==> flow/design.v <==
module life16(
    input clk,
    input load,
    input [255:0] data,
    output reg [255:0] q);
reg [3:0] sum;    
always @(posedge clk) begin
    if (load) begin q <= data; end
    else begin
        for (integer count = 0 ; count < 256 ; count++) begin
        if (count == 0) begin
            sum = q[1] + q[15] + q[16] + q[17] + q[31] + q[240] + q[241] +  q[255]; 
        end else if (count == 15) begin
            sum = q[14] + q[16] + q[0] + q[31] + q[240] + q[254] + q[30]  + q[255];
        end else if (count == 240) begin
            sum = q[0] + q[1] + q[15] + q[239] + q[241] + q[224] + q[225] + q[255];
        end else if (count == 255) begin
            sum = q[0] + q[14] +  q[15] + q[224] + q[238] + q[240] + q[239] + q[254];
        end else if (count > 0 && count < 15) begin
            sum = q[count -1] + q[count +1] + q[count +16] + q[count +15] + q[count +17] + q[count + 240] + q[count +239] + q[count +241];
        end else if (count % 16 == 0) begin 
            sum = q[count -1] + q[count +1] + q[count +15] + q[count +16] + q[count +17] + q[count -15] + q[count -16] + q[count +31];
        end else if (count % 16 == 15)  begin
            sum = q[count -1] + q[count +1] + q[count +15] + q[count -15]  + q[count +16] + q[count -16] + q[count -17]  + q[count -31];
        end else if (count > 240 && count < 255) begin
            sum = q[count -1] + q[count +1] + q[count - 15] + q[count - 16] + q[count - 17] + q[count - 240] + q[count - 241] + q[count - 239];
        end else begin
            sum = q[count -1] + q[count +1] + q[count -15] + q[count -16]  + q[count -17] + q[count +15] + q[count +16] + q[count +17];
        end
        if ((sum == 0 || sum == 1) || (sum >= 4)) begin
         	q[count] <= 0;
    	end else if (sum == 3) begin
         	q[count] <= 1;
    	end
    end
    end
end
endmodule
# Reports on life16
# What the tools print for life16, step after step.
# Line numbers count from 1 in the design file above.
# Library cell names are shortened.
# A cell with - has no value.
[inputs] top="life16" clock_port="clk" lib="sky130hd" pvt_corner="tt_025C_1v80"

# Word-level counts
# Yosys after proc, flatten, opt, wreduce and memory -nomap, before mapping. Memory bits, and registers merged into a memory's read port (data or address), are not among the register bits. Print and check cells are not counted. Equal cells are merged and count once.
[word_totals] output_inout_bits=256 elab_cells=4864 reg_bits=256 in_bits=258
[classes] cmp=256 n_mux=1024 reduce_logical=1024 n_addsub=1792 equal=512
[op_table] cell="adder 4 x 1 -> 4 bit" count=1024
[op_table] cell="adder 3 x 1 -> 4 bit" count=256
[op_table] cell="== test 4 x 1 -> 1 bit with constant B" count=256
[op_table] cell="== test 4 x 2 -> 1 bit with constant B" count=256
[op_table] cell=">= comparator 4 x 3 -> 1 bit with constant B" count=256
[op_table] cell="zero test 4 bit" count=256
[op_table] cell="2-to-1 mux 4 bit" count=256
[op_table] cell="adder 2 x 1 -> 3 bit" count=256
[op_table] cell="nonzero test 3 bit" count=256
[op_table] cell="2-to-1 mux 1 bit" count=768
[op_table] cell="adder 1 x 1 -> 2 bit" count=256
[op_table] cell="logical OR 1 bit" count=512

# Logic depth
# Yosys ltp: most cells in a row. Word level: on the elaborated netlist, between registers, memories and ports. Mapped: between sequential cells and ports; inverters and the memories' decode and read muxes count.
[logic_depth] depth_word=13 ABC_AREA=0 depth_mapped=11 mapped_depth_nobuf=11

# Mapped cells and area
# Source: synth_stat.txt of the flow (Yosys; design flattened, memories mapped). It holds for the ABC_AREA given above (unset counts as 0); a run with the other value may have another netlist.
# The area totals of this step are shown rounded.
[by_type] cell_type="fa_1" count=1023 area_total_um2=2.05E+04
[by_type] cell_type="ha_1" count=768 area_total_um2=9.61E+03
[by_type] cell_type="edfxtp_1" count=256 area_total_um2=7.69E+03
[by_type] cell_type="inv_1" count=2047 area_total_um2=7.68E+03
[by_type] cell_type="mux2i_1" count=256 area_total_um2=2.56E+03
[by_type] cell_type="nor4b_1" count=256 area_total_um2=2242.15
[by_type] cell_type="nor3b_1" count=250 area_total_um2=1876.8
[by_type] cell_type="or3_1" count=256 area_total_um2=1.6E+03
[by_type] cell_type="a21oi_1" count=250 area_total_um2=1251.2
[by_type] cell_type="nand2_1" count=256 area_total_um2=960.922
[by_type] cell_type="buf_6" count=45 area_total_um2=506.736
[by_type] cell_type="buf_4" count=7 area_total_um2=52.55
[by_type] cell_type="a22oi_1" count=6 area_total_um2=45.043
[by_type] cell_type="nor2_1" count=6 area_total_um2=22.522
[by_type] cell_type="clkbuf_1" count=5 area_total_um2=18.768
[mapped] cell_count=5687 flip_flops=256 yosys_area_um2=57000

# Path before layout
# Path of least setup slack by OpenSTA after synthesis, without wires, with an ideal clock, recovery checks aside; 20% of the period is set as input and as output delay. Where synthesis merged equal registers, the netlist keeps one of their names.
[synth_path] path_kind="register to register" start="reg q[33]" end="reg q[34]" path_stages=12 setup_slack_ns=1.159 clock_period_ns=5.0 path_delay_ns=3.841 launch_ns=0.000 n_path_buf=0 required_ns=4.746 setup_ns=0.254 arrival_ns=3.587 period_less_setup_slack_ns=3.841
# "path_delay_ns" is the arrival time less input delay plus setup time.
# "path_stages": output pins that drive a net of the path, with the launching flip-flop's if there is one; two outputs of one cell count as two.
# "period_less_setup_slack_ns" is the clock period less the worst setup slack; recovery checks do not enter. This is arithmetic on one report: input and output delays are still those of the set period (20% each).
# Between the ends stands the longest chain of elaborated cells between them, by number of cells; it is not shown to be the way that was timed. Of several equally long chains one is given.
# A line is the first line of the expression or statement that the cell stems from. Yosys adds cells for indexed reads and writes and turns some case tables into memories.
# A register here has more assigning lines than the two given.
# Only ways into the end's enable, where the timed path ends, are counted here.
[synth_between] path_cell_list="edfxtp_1 -> inv_1 -> fa_1 -> fa_1 -> fa_1 -> inv_1 -> ha_1 -> inv_1 -> fa_1 -> nor4b_1 -> a22oi_1 -> or3_1" elab_chain_cells=12 cone_cells=15 cone_lines=4 cone_classes="add/sub: 7; compare: 1; eq/ne: 2; mux: 1; reduce/logical: 4"
[synth_lines] element="start: declaration" line=5 rtl="output reg [255:0] q);"
[synth_lines] element="start: assignment" line=8 rtl="if (load) begin q <= data; end"
[synth_lines] element="start: assignment" line=31 rtl="q[count] <= 0;"
[synth_lines] element="adder 1 x 1 -> 2 bit" line=28 rtl="sum = q[count -1] + q[count +1] + q[count -15] + q[count -16]  + q[count -17] + q[count +15] + q[count +16] + ..."
[synth_lines] element="adder 2 x 1 -> 3 bit" line=28
[synth_lines] element="adder 3 x 1 -> 4 bit" line=28
[synth_lines] element="adder 4 x 1 -> 4 bit x4" line=28
[synth_lines] element="2-to-1 mux 4 bit" line=8
[synth_lines] element="zero test 4 bit" line=30 rtl="if ((sum == 0 || sum == 1) || (sum >= 4)) begin"
[synth_lines] element="logical OR 1 bit x2" line=30
[synth_lines] element="nonzero test 3 bit"
[synth_lines] element="end: assignment" line=8
[synth_lines] element="end: assignment" line=31
[synth_lines] element="end: declaration" line=5

# Path in the finished layout
# Path of least setup slack in the final report of stored run 1 (OpenROAD, finished layout, wires in). Where an end is a register, its clock arrival counts in the times.
[layout_path] path_kind="register to register" start="reg q[55]" end="reg q[72]" setup_slack_ns=0.87 launch_ns=0.69 setup_ns=0.16 path_stages=12 required_ns=5.81 arrival_ns=4.93 n_path_buf=0 clock_period_ns=5.28
# Between the ends stands the longest chain of elaborated cells between them, by number of cells; it is not shown to be the way that was timed. Of several equally long chains one is given.
# A register here has more assigning lines than the two given.
# Only ways into the end's enable, where the timed path ends, are counted here.
[layout_between] path_cell_list="edfxtp_1 -> clkinvlp_4 -> fa_1 -> fa_1 -> fa_1 -> inv_1 -> ha_1 -> inv_1 -> fa_1 -> nor4b_1 -> a21oi_1 -> or3_1" elab_chain_cells=9 cone_cells=12 cone_lines=4 cone_classes="add/sub: 4; compare: 1; eq/ne: 2; mux: 1; reduce/logical: 4"
[layout_lines] element="start: declaration" line=5 rtl="output reg [255:0] q);"
[layout_lines] element="start: assignment" line=8 rtl="if (load) begin q <= data; end"
[layout_lines] element="start: assignment" line=31 rtl="q[count] <= 0;"
[layout_lines] element="adder 4 x 1 -> 4 bit x4" line=28 rtl="sum = q[count -1] + q[count +1] + q[count -15] + q[count -16]  + q[count -17] + q[count +15] + q[count +16] + ..."
[layout_lines] element="2-to-1 mux 4 bit" line=8
[layout_lines] element="zero test 4 bit" line=30 rtl="if ((sum == 0 || sum == 1) || (sum >= 4)) begin"
[layout_lines] element="logical OR 1 bit x2" line=30
[layout_lines] element="nonzero test 3 bit"
[layout_lines] element="end: assignment" line=8
[layout_lines] element="end: assignment" line=31
[layout_lines] element="end: declaration" line=5

Add stored flow runs of life16

Record of 2 stored runs of the RTL-to-layout flow on life16, platform sky130hd. The runs are unordered. Constraints: input delay and output delay 20% of the set period each, output load 0.01 pF.
"clock_period_reached_ns" is the run's clock period less its worst setup slack. It is reckoned from that one timing run; input and output delays stay at 20% of the period that was set.
"critical_path_time_ns": the worst setup path's part of the clock period (all of it between registers, 20% less for each end at a port) less its slack. A launch clock that arrives late makes it longer, a capture clock that arrives late makes it shorter.
Values from the reports are rounded here.

[flow] stored run 1: files
==> flow/run.sh <==
#!/bin/bash
# the make line also repeats the synthesis and layout settings of config.mk as NAME=value (left out here)
make -C /OpenROAD-flow-scripts/flow DESIGN_CONFIG=/design/flow/config.mk WORK_HOME=/design/flow/orfs CLKGATE_MAP_FILE= finish
==> flow/config.mk <==
export PLATFORM = sky130hd
export DESIGN_NAME = life16
export DESIGN_NICKNAME = life16
export VERILOG_FILES = /design/flow/design.v
export SDC_FILE = /design/flow/constraint.sdc
export NUM_CORES = 4
export LEC_CHECK = 0
export CAP_MARGIN = 10
export CORE_MARGIN = 7
export CORE_UTILIZATION = 16
export CTS_CLUSTER_DIAMETER = 350
export CTS_CLUSTER_SIZE = 84
export PLACE_DENSITY = 0.86
export SETUP_SLACK_MARGIN = 1.11
export SLEW_MARGIN = 20
==> flow/constraint.sdc <==
create_clock -name core_clock -period 5.28 [get_ports {clk}]
set_input_delay 1.0560 -clock core_clock [delete_from_list [all_inputs] [get_ports {clk}]]
set_output_delay 1.0560 -clock core_clock [all_outputs]
set_load 0.01 [all_outputs]

[flow] stored run 1: metrics
[metrics] clock_period_reached_ns = 4.407
[metrics] final_stdcell_area_um2 = 73000
[metrics] holdWs_ns = 0.67
[metrics] synthesis_area_um2 = 57000
[metrics] setupTns_ns = 0.000
[metrics] critical_path_time_ns = 4.41
[metrics] critical_path_kind = register to register
[metrics] layout_utilization_pct = 21
[metrics] timing.setup.ws_ns = 0.87
[metrics] total_die_area_um2 = 370000

[flow] stored run 2: files
==> flow/run.sh <==
#!/bin/bash
# the make line also repeats the synthesis and layout settings of config.mk as NAME=value (left out here)
make -C /OpenROAD-flow-scripts/flow DESIGN_CONFIG=/design/flow/config.mk WORK_HOME=/design/flow/orfs CLKGATE_MAP_FILE= finish
==> flow/config.mk <==
export PLATFORM = sky130hd
export DESIGN_NAME = life16
export DESIGN_NICKNAME = life16
export VERILOG_FILES = /design/flow/design.v
export SDC_FILE = /design/flow/constraint.sdc
export NUM_CORES = 4
export LEC_CHECK = 0
export CAP_MARGIN = 20
export CORE_MARGIN = 2
export CORE_UTILIZATION = 47
export SLEW_MARGIN = 20
==> flow/constraint.sdc <==
create_clock -name core_clock -period 4.43 [get_ports {clk}]
set_input_delay 0.8860 -clock core_clock [delete_from_list [all_inputs] [get_ports {clk}]]
set_output_delay 0.8860 -clock core_clock [all_outputs]
set_load 0.01 [all_outputs]

[flow] stored run 2: metrics
[metrics] clock_period_reached_ns = 4.165
[metrics] final_stdcell_area_um2 = 67000
[metrics] holdWs_ns = 0.73
[metrics] synthesis_area_um2 = 57000
[metrics] setupTns_ns = 0.000
[metrics] critical_path_time_ns = 4.16
[metrics] critical_path_kind = register to register
[metrics] layout_utilization_pct = 56
[metrics] timing.setup.ws_ns = 0.27
[metrics] total_die_area_um2 = 120000
